==> flow/design.v <==
module project_euler_17(
  input clk,
  input reset,
  output reg [3:0] ones_digit,
  output reg [3:0] tens_digit,
  output reg [3:0] hundreds_digit,
  output reg [15:0] letter_count,
  output reg done
);
  integer next_ones_digit;
  integer next_tens_digit;
  integer next_hundreds_digit;
  integer letters;
  always @(posedge clk or posedge reset)
  begin
    if (reset) begin
      ones_digit <= 0;
      tens_digit <= 0;
      hundreds_digit <= 0;
      letter_count <= 0;
      done <= 0;
    end
    else if (!done) begin
      next_ones_digit = 0;
      next_tens_digit = 0;
      next_hundreds_digit = 0;
      letters = 0;
      next_tens_digit[3:0] = tens_digit;
      next_hundreds_digit[3:0] = hundreds_digit;
      if (ones_digit == 9) begin
        next_ones_digit = 0;
        if (tens_digit == 9) begin
          next_tens_digit = 0;
          if (hundreds_digit == 9) begin
            next_hundreds_digit = 0;
            letters += 11;  
            done <= 1;
          end
          else
            next_hundreds_digit[3:0] = hundreds_digit + 1;
        end
        else
          next_tens_digit[3:0] = tens_digit + 1;
      end
      else
        next_ones_digit[3:0] = ones_digit + 1;
      if (next_tens_digit != 1) begin
        case (next_ones_digit)
          1: letters += 3;  
          2: letters += 3;  
          3: letters += 5;  
          4: letters += 4;  
          5: letters += 4;  
          6: letters += 3;  
          7: letters += 5;  
          8: letters += 5;  
          9: letters += 4;  
        endcase
        case (next_tens_digit)
          2: letters += 6;  
          3: letters += 6;  
          4: letters += 5;  
          5: letters += 5;  
          6: letters += 5;  
          7: letters += 7;  
          8: letters += 6;  
          9: letters += 6;  
        endcase
      end
      else begin
        case (next_ones_digit)
          0: letters += 3;  
          1: letters += 6;  
          2: letters += 6;  
          3: letters += 8;  
          4: letters += 8;  
          5: letters += 7;  
          6: letters += 7;  
          7: letters += 9;  
          8: letters += 8;  
          9: letters += 8;  
        endcase
      end
      case (next_hundreds_digit)
        1: letters += 10;  
        2: letters += 10;  
        3: letters += 12;  
        4: letters += 11;  
        5: letters += 11;  
        6: letters += 10;  
        7: letters += 12;  
        8: letters += 12;  
        9: letters += 11;  
      endcase
      if (next_hundreds_digit > 0 && ((next_ones_digit > 0) || (next_tens_digit > 0)))
        letters += 3;  
      ones_digit <= next_ones_digit[3:0];
      tens_digit <= next_tens_digit[3:0];
      hundreds_digit <= next_hundreds_digit[3:0];
      letter_count <= letter_count + letters[15:0];
    end
  end
endmodule
# --- Tool chain data of project_euler_17 ---
# Each step is given for the RTL above and for the edited RTL.
# Lines under "before" count in the file above, lines under "after" in the edited file.
# "change" is "after" less "before", of the values as shown; "rel_change_pct" is that difference over "before", in percent.
# Operators carry their Yosys type and port widths (W data, S select, Z words).
# Library cell names are shortened.
design:
  design: "project_euler_17"
  clk_port: "clk"
  cell_library: "sky130hd"
  lib_corner: "tt_025C_1v80"

# --- The edit ---
# The edit as a unified diff against the file above.
# This change comes from a script, not from a designer. The edited design behaves differently; no optimisation was intended.
# begin of diff
@@ -32,5 +32,5 @@
         if (tens_digit == 9) begin
           next_tens_digit = 0;
-          if (hundreds_digit == 9) begin
+          if (hundreds_digit != 9) begin
             next_hundreds_digit = 0;
             letters += 11;  
# end of diff

# --- Word-level counts ---
# Counts by Yosys on the flattened word-level netlist (proc, flatten, opt, wreduce; memories kept). Register bits leave out memories and registers merged into their read ports (data or address). Print and check cells are left out. Cells with the same type and inputs are merged into one.
bits:
  columns: ["element", "before", "after", "change", "rel_change_pct"]
  rows:
  - ["output_inout_bits", 29, 29, 0, 0.00]
  - ["wordCells", 99, 99, 0, 0.00]
  - ["inputBits", 2, 2, 0, 0.00]
  - ["ff_bits", 29, 29, 0, 0.00]
classes:
  columns: ["element", "before", "after", "change", "rel_change_pct"]
  rows:
  - ["eq_ne", 30, 30, 0, 0.00]
  - ["addsub", 18, 18, 0, 0.00]
  - ["cmp", 3, 3, 0, 0.00]
  - ["reduce_logical", 14, 14, 0, 0.00]
  - ["n_mux", 29, 29, 0, 0.00]
op_table:
  columns: ["op", "before", "after", "change", "rel_change_pct"]
  rows:
  - ["$eq A4 B4 Y1 const B", 3, 2, -1, -33.33]
  - ["$ne A4 B4 Y1 const B", 0, 1, 1, null]
  - ["$eq A32 B3 Y1 const B", 12, 12, 0, 0.00]
  - ["$mux W4", 10, 10, 0, 0.00]
  - ["$mux W16", 8, 8, 0, 0.00]
  - ["$add A16 B4 Y16 const B", 7, 7, 0, 0.00]
  - ["$reduce_or A3 Y1", 7, 7, 0, 0.00]
  - ["$eq A32 B2 Y1 const B", 6, 6, 0, 0.00]
  - ["$eq A32 B4 Y1 const B", 6, 6, 0, 0.00]
  - ["$add A16 B5 Y16 const B", 5, 5, 0, 0.00]
  - ["$mux W1", 4, 4, 0, 0.00]
  - ["$add A4 B1 Y4 const B", 3, 3, 0, 0.00]
  - ["$gt A32 B1 Y1 const B", 3, 3, 0, 0.00]
  - ["$pmux W16 S3", 3, 3, 0, 0.00]
  - ["$add A16 B3 Y16 const B", 2, 2, 0, 0.00]
  - ["$eq A32 B1 Y1 const B", 2, 2, 0, 0.00]
  - ["$mux W32", 2, 2, 0, 0.00]
  - ["$reduce_or A2 Y1", 2, 2, 0, 0.00]
  - ["$reduce_or A4 Y1", 2, 2, 0, 0.00]
  - ["$add A16 B16 Y16", 1, 1, 0, 0.00]
  - ["$logic_and A1 B1 Y1", 1, 1, 0, 0.00]
  - ["$logic_not A32 Y1", 1, 1, 0, 0.00]
  - ["$logic_or A1 B1 Y1", 1, 1, 0, 0.00]
  - ["$mux W28", 1, 1, 0, 0.00]
  - ["$ne A32 B2 Y1 const B", 1, 1, 0, 0.00]
  - ["$pmux W16 S5", 1, 1, 0, 0.00]

# --- Depth ---
# Longest topological path by Yosys (ltp), each cell counted once; first at word level (registers and memories cut), then after technology mapping (sequential cells cut; the memories' decode and read muxes count).
depth:
  columns: ["element", "before", "after", "change", "rel_change_pct"]
  rows:
  - ["ltp_word", 20, 20, 0, 0.00]
  - ["ABC_AREA", "0", "0", null, null]
  - ["ltp_mapped", 29, 31, 2, 6.90]

# --- Synthesis result ---
# Source: synth_stat.txt of the flow (Yosys; design flattened, memories mapped). It holds for the ABC_AREA given above (unset counts as 0); a run with the other value may have another netlist.
by_type:
  columns: ["cell", "before", "after", "change", "rel_change_pct"]
  rows:
  - ["o21ai_0", 28, 21, -7, -25.00]
  - ["buf_2", 6, 13, 7, 116.67]
  - ["nand4_1", 8, 2, -6, -75.00]
  - ["mux2i_1", 2, 7, 5, 250.00]
  - ["nor3_1", 15, 11, -4, -26.67]
  - ["xor2_1", 13, 9, -4, -30.77]
  - ["clkbuf_1", 10, 6, -4, -40.00]
  - ["nand2b_1", 10, 6, -4, -40.00]
  - ["or2_2", 0, 4, 4, null]
  - ["inv_1", 23, 20, -3, -13.04]
  - ["nor3b_1", 6, 9, 3, 50.00]
  - ["nor2b_1", 5, 8, 3, 60.00]
  - ["a21o_1", 3, 6, 3, 100.00]
  - ["a2111oi_4", 0, 3, 3, null]
  - ["or4_1", 0, 3, 3, null]
  - ["a21oi_1", 17, 19, 2, 11.76]
  - ["nand3_1", 5, 7, 2, 40.00]
  - ["nor4_1", 3, 5, 2, 66.67]
# Not every row of either side is listed.
synth_totals:
  columns: ["element", "before", "after", "change", "rel_change_pct"]
  rows:
  - ["ff_cells", 29, 29, 0, 0.00]
  - ["cells", 362, 373, 11, 3.04]
  - ["seq_area_mm2", 0.0007257, 0.0007257, 0.0000000, 0.00]
  - ["mapped_area_mm2", 0.002909, 0.0031305, 0.0002215, 7.61]
  - ["buffers", 23, 26, 3, 13.04]

# --- Timing after synthesis ---
# Source: OpenSTA report_checks on the synthesized netlist (no wires, ideal clock, input and output delay 20% of the period each), path of least setup slack; recovery checks are left aside. Register names are those of the netlist, which keeps one name where synthesis merged equal registers.
synth_path:
  columns: ["element", "before", "after", "change", "rel_change_pct"]
  rows:
  - ["path_type", "flip-flop to flip-flop", "flip-flop to flip-flop", null, null]
  - ["from", "reg ones_digit[1]", "reg ones_digit[2]", null, null]
  - ["to", "reg letter_count[11]", "reg letter_count[11]", null, null]
  - ["t_first_pin_ps", 0, 0, 0, null]
  - ["n_path_buf", 2, 2, 0, 0.00]
  - ["slack_ps", 4129, 4097, -32, null]
  - ["arrival_ps", 5738, 5770, 32, 0.56]
  - ["path_stages", 30, 29, -1, -3.33]
  - ["clock_period_ps", 10000, 10000, 0, 0.00]
  - ["path_delay_ps", 5871, 5903, 32, 0.55]
  - ["t_required_ps", 9867, 9867, 0, 0.00]
  - ["synth_period_reached_ps", 5871, 5903, 32, 0.55]
# "path_delay_ps" = arrival - input delay + setup time.
# "path_stages": output pins that drive a net of the path, with the launching flip-flop's if there is one; two outputs of one cell count as two.
# "synth_period_reached_ps" is the clock period less the worst setup slack; recovery checks do not enter. This is arithmetic on one report: input and output delays are still those of the set period (20% each).
# The rows between start and end are the longest chain of elaborated cells between them; the timing report does not say that the signal goes this way. Where chains are equally long, one stands for them.
# A line is the first line of the expression or statement that the cell stems from. Yosys adds cells for indexed reads and writes and turns some case tables into memories.
synth_between_before:
  path_cell_list: "dfrtp_1 -> buf_6 -> nand4bb_1 -> buf_4 -> nor4_2 -> nor2_1 -> nor3_1 -> fa_1 -> nand2_1 -> a211o_1 -> o22ai_1 -> nor2_1 -> a31o_2 -> inv_1 -> ha_1 -> nor2_1 -> nor3_1 -> o31ai_1 -> o41a_1 -> o221a_2 -> a311o_1 -> xor2_1 -> ha_1 -> inv_1 -> o21bai_1 -> a21oi_1 -> o21bai_1 -> a211oi_1 -> nor3b_1 -> xor2_1"
  elab_chain_len: 19
  cone_cells: 80
synth_rtl_before:
  columns: ["element", "line_no", "rtl"]
  rows:
  - ["from (decl)", 4, "output reg [3:0] ones_digit,"]
  - ["from (assign)", 17, "ones_digit <= 0;"]
  - ["from (assign)", 97, "ones_digit <= next_ones_digit[3:0];"]
  - ["$add A4 B1 Y4", 46, "next_ones_digit[3:0] = ones_digit + 1;"]
  - ["$mux W4", 30, "if (ones_digit == 9) begin"]
  - ["$mux W4", 23, "else if (!done) begin"]
  - ["$eq A32 B4 Y1", 48, "case (next_ones_digit)"]
  - ["$reduce_or A3 Y1", null, null]
  - ["$pmux W16 S3", 48, null]
  - ["$mux W16", 47, "if (next_tens_digit != 1) begin"]
  - ["[5 not listed]", null, null]
  - ["$add A16 B5 Y16", 93, "9: letters += 11;"]
  - ["$pmux W16 S3", 84, "case (next_hundreds_digit)"]
  - ["$mux W16", 23, null]
  - ["$add A16 B3 Y16", 96, "letters += 3;"]
  - ["$mux W16", 95, "if (next_hundreds_digit > 0 && ((next_ones_digit > 0) || (next_tens_digit > 0)))"]
  - ["$mux W16", 23, null]
  - ["$add A16 B16 Y16", 100, "letter_count <= letter_count + letters[15:0];"]
  - ["to (assign)", 20, "letter_count <= 0;"]
  - ["to (assign)", 100, null]
  - ["to (decl)", 7, "output reg [15:0] letter_count,"]
synth_between_after:
  path_cell_list: "dfrtp_1 -> and4bb_2 -> buf_6 -> nand2_1 -> buf_2 -> or3_1 -> nand2_1 -> inv_1 -> ha_1 -> or4bb_1 -> a211oi_2 -> nor2_1 -> nand2_1 -> o22ai_1 -> ha_1 -> o21ai_0 -> a31oi_1 -> nand3b_1 -> or4_1 -> o211ai_2 -> xnor2_1 -> ha_1 -> inv_1 -> o21bai_1 -> a21oi_1 -> o21bai_1 -> a211oi_1 -> nor3b_1 -> xor2_1"
  elab_chain_len: 19
  cone_cells: 80
synth_rtl_after:
  columns: ["element", "line_no", "rtl"]
  rows:
  - ["from (decl)", 4, "output reg [3:0] ones_digit,"]
  - ["from (assign)", 17, "ones_digit <= 0;"]
  - ["from (assign)", 97, "ones_digit <= next_ones_digit[3:0];"]
  - ["$add A4 B1 Y4", 46, "next_ones_digit[3:0] = ones_digit + 1;"]
  - ["$mux W4", 30, "if (ones_digit == 9) begin"]
  - ["$mux W4", 23, "else if (!done) begin"]
  - ["$eq A32 B4 Y1", 48, "case (next_ones_digit)"]
  - ["$reduce_or A3 Y1", null, null]
  - ["$pmux W16 S3", 48, null]
  - ["$mux W16", 47, "if (next_tens_digit != 1) begin"]
  - ["[5 not listed]", null, null]
  - ["$add A16 B5 Y16", 93, "9: letters += 11;"]
  - ["$pmux W16 S3", 84, "case (next_hundreds_digit)"]
  - ["$mux W16", 23, null]
  - ["$add A16 B3 Y16", 96, "letters += 3;"]
  - ["$mux W16", 95, "if (next_hundreds_digit > 0 && ((next_ones_digit > 0) || (next_tens_digit > 0)))"]
  - ["$mux W16", 23, null]
  - ["$add A16 B16 Y16", 100, "letter_count <= letter_count + letters[15:0];"]
  - ["to (assign)", 20, "letter_count <= 0;"]
  - ["to (assign)", 100, null]
  - ["to (decl)", 7, "output reg [15:0] letter_count,"]

# --- Timing after layout ---
# Path of least setup slack in the final report of the runs of pair 1 (OpenROAD, finished layout, wires in). Where an end is a register, its clock arrival counts in the times.
# The path's times are printed in steps of 10 ps; the period is the one set.
layout_path:
  columns: ["element", "before", "after", "change", "rel_change_pct"]
  rows:
  - ["path_type", "flip-flop to flip-flop", "flip-flop to flip-flop", null, null]
  - ["from", "reg ones_digit[2]", "reg ones_digit[2]", null, null]
  - ["to", "reg letter_count[10]", "reg letter_count[10]", null, null]
  - ["path_stages", 28, 28, 0, 0.00]
  - ["slack_ps", 680, 570, -110, null]
  - ["n_path_buf", 0, 0, 0, null]
  - ["t_required_ps", 7190, 7190, 0, 0.00]
  - ["t_first_pin_ps", 280, 280, 0, 0.00]
  - ["arrival_ps", 6510, 6620, 110, 1.69]
  - ["clock_period_ps", 6980, 6980, 0, 0.00]
# The rows between start and end are the longest chain of elaborated cells between them; the timing report does not say that the signal goes this way. Where chains are equally long, one stands for them.
layout_between_before:
  path_cell_list: "dfrtp_1 -> nand4bb_1 -> nor4_2 -> nor2_1 -> nor3_1 -> fa_1 -> nand2_1 -> a211o_1 -> o22ai_1 -> nor2_1 -> a31o_2 -> inv_1 -> ha_1 -> nor2_1 -> nor3_1 -> o31ai_1 -> o41a_1 -> o221a_2 -> a311o_1 -> xor2_1 -> ha_1 -> a21oi_1 -> o21bai_1 -> a21oi_1 -> o21bai_1 -> a21oi_1 -> nand3b_1 -> xnor2_1"
  elab_chain_len: 19
  cone_cells: 80
layout_rtl_before:
  columns: ["element", "line_no", "rtl"]
  rows:
  - ["from (decl)", 4, "output reg [3:0] ones_digit,"]
  - ["from (assign)", 17, "ones_digit <= 0;"]
  - ["from (assign)", 97, "ones_digit <= next_ones_digit[3:0];"]
  - ["$add A4 B1 Y4", 46, "next_ones_digit[3:0] = ones_digit + 1;"]
  - ["$mux W4", 30, "if (ones_digit == 9) begin"]
  - ["$mux W4", 23, "else if (!done) begin"]
  - ["$eq A32 B4 Y1", 48, "case (next_ones_digit)"]
  - ["$reduce_or A3 Y1", null, null]
  - ["$pmux W16 S3", 48, null]
  - ["$mux W16", 47, "if (next_tens_digit != 1) begin"]
  - ["[5 not listed]", null, null]
  - ["$add A16 B5 Y16", 93, "9: letters += 11;"]
  - ["$pmux W16 S3", 84, "case (next_hundreds_digit)"]
  - ["$mux W16", 23, null]
  - ["$add A16 B3 Y16", 96, "letters += 3;"]
  - ["$mux W16", 95, "if (next_hundreds_digit > 0 && ((next_ones_digit > 0) || (next_tens_digit > 0)))"]
  - ["$mux W16", 23, null]
  - ["$add A16 B16 Y16", 100, "letter_count <= letter_count + letters[15:0];"]
  - ["to (assign)", 20, "letter_count <= 0;"]
  - ["to (assign)", 100, null]
  - ["to (decl)", 7, "output reg [15:0] letter_count,"]
layout_between_after:
  path_cell_list: "dfrtp_1 -> and4bb_2 -> nand2_1 -> or3_1 -> nand2_1 -> inv_1 -> ha_1 -> or4bb_1 -> a211oi_2 -> nor2_1 -> nand2_1 -> o22ai_1 -> ha_1 -> o21ai_0 -> a31oi_1 -> nand3b_1 -> or4_1 -> o211ai_2 -> nor4_2 -> xnor2_1 -> ha_1 -> inv_1 -> o21bai_1 -> a21oi_1 -> o21bai_1 -> a21oi_1 -> nand3b_1 -> xnor2_1"
  elab_chain_len: 19
  cone_cells: 80
layout_rtl_after:
  columns: ["element", "line_no", "rtl"]
  rows:
  - ["from (decl)", 4, "output reg [3:0] ones_digit,"]
  - ["from (assign)", 17, "ones_digit <= 0;"]
  - ["from (assign)", 97, "ones_digit <= next_ones_digit[3:0];"]
  - ["$add A4 B1 Y4", 46, "next_ones_digit[3:0] = ones_digit + 1;"]
  - ["$mux W4", 30, "if (ones_digit == 9) begin"]
  - ["$mux W4", 23, "else if (!done) begin"]
  - ["$eq A32 B4 Y1", 48, "case (next_ones_digit)"]
  - ["$reduce_or A3 Y1", null, null]
  - ["$pmux W16 S3", 48, null]
  - ["$mux W16", 47, "if (next_tens_digit != 1) begin"]
  - ["[5 not listed]", null, null]
  - ["$add A16 B5 Y16", 93, "9: letters += 11;"]
  - ["$pmux W16 S3", 84, "case (next_hundreds_digit)"]
  - ["$mux W16", 23, null]
  - ["$add A16 B3 Y16", 96, "letters += 3;"]
  - ["$mux W16", 95, "if (next_hundreds_digit > 0 && ((next_ones_digit > 0) || (next_tens_digit > 0)))"]
  - ["$mux W16", 23, null]
  - ["$add A16 B16 Y16", 100, "letter_count <= letter_count + letters[15:0];"]
  - ["to (assign)", 20, "letter_count <= 0;"]
  - ["to (assign)", 100, null]
  - ["to (decl)", 7, "output reg [15:0] letter_count,"]

# --- Flow runs ---
# Runs of the flow (Yosys, OpenROAD) on both versions; the two runs of a pair have the same settings. The constraints put input and output delay at 20% of the set period each and load the outputs with 0.01 pF.
flow_settings_pair_1:
  period_ns: 6.98
  CAP_MARGIN: 20
  CORE_MARGIN: 2
  CORE_UTILIZATION: 40
  SLEW_MARGIN: 20
results_pair_1:
  columns: ["element", "before", "after", "change", "rel_change_pct"]
  rows:
  - ["synth_area_mm2", 0.002909, 0.0031305, 0.0002215, 7.61]
  - ["final_die_area_mm2", 0.0079709, 0.0085498, 0.0005789, 7.26]
  - ["fin_hold_ws_ps", 488, 485, -3, null]
  - ["clock_period_reached_ps", 6299, 6411, 112, 1.78]
  - ["setup_tns_ps", 0, 0, 0, null]
  - ["cell_area_final_mm2", 0.0034245, 0.0036397, 0.0002152, 6.28]
  - ["totalPower_uw", 542.4, 509.2, -33.2, -6.12]
  - ["post_route_util_pct", 48.0, 47.6, -0.4, null]
  - ["final_setup_ws_ps", 681, 569, -112, null]
flow_settings_pair_2:
  CELL_PAD_IN_SITES_GLOBAL_PLACEMENT: 3
  CORE_ASPECT_RATIO: 0.72
  CORE_UTILIZATION: 30
  CTS_CLUSTER_SIZE: 82
  GPL_ROUTABILITY_DRIVEN: 0
  PLACE_DENSITY: 0.56
  SETUP_SLACK_MARGIN: 1.25
  SLEW_MARGIN: 5
  period_ns: 10.0
  CAP_MARGIN: 20
  CORE_MARGIN: 2
results_pair_2:
  columns: ["element", "before", "after", "change", "rel_change_pct"]
  rows:
  - ["synth_area_mm2", 0.002909, 0.0031305, 0.0002215, 7.61]
  - ["final_die_area_mm2", 0.010511, 0.0112792, 0.0007682, 7.31]
  - ["fin_hold_ws_ps", 474, 466, -8, null]
  - ["clock_period_reached_ps", 7040, 7480, 440, 6.25]
  - ["setup_tns_ps", 0, 0, 0, null]
  - ["cell_area_final_mm2", 0.0034621, 0.0036435, 0.0001814, 5.24]
  - ["totalPower_uw", 448, 399.2, -48.8, -10.89]
  - ["post_route_util_pct", 36.7, 36.0, -0.7, null]
  - ["final_setup_ws_ps", 2960, 2520, -440, null]
# "clock_period_reached_ps" = clock period - worst setup slack. The figure is calculated, with input and output delays left at 20% of the set period.
# "totalPower_uw" is the tool's figure for a default switching activity; nothing was simulated.
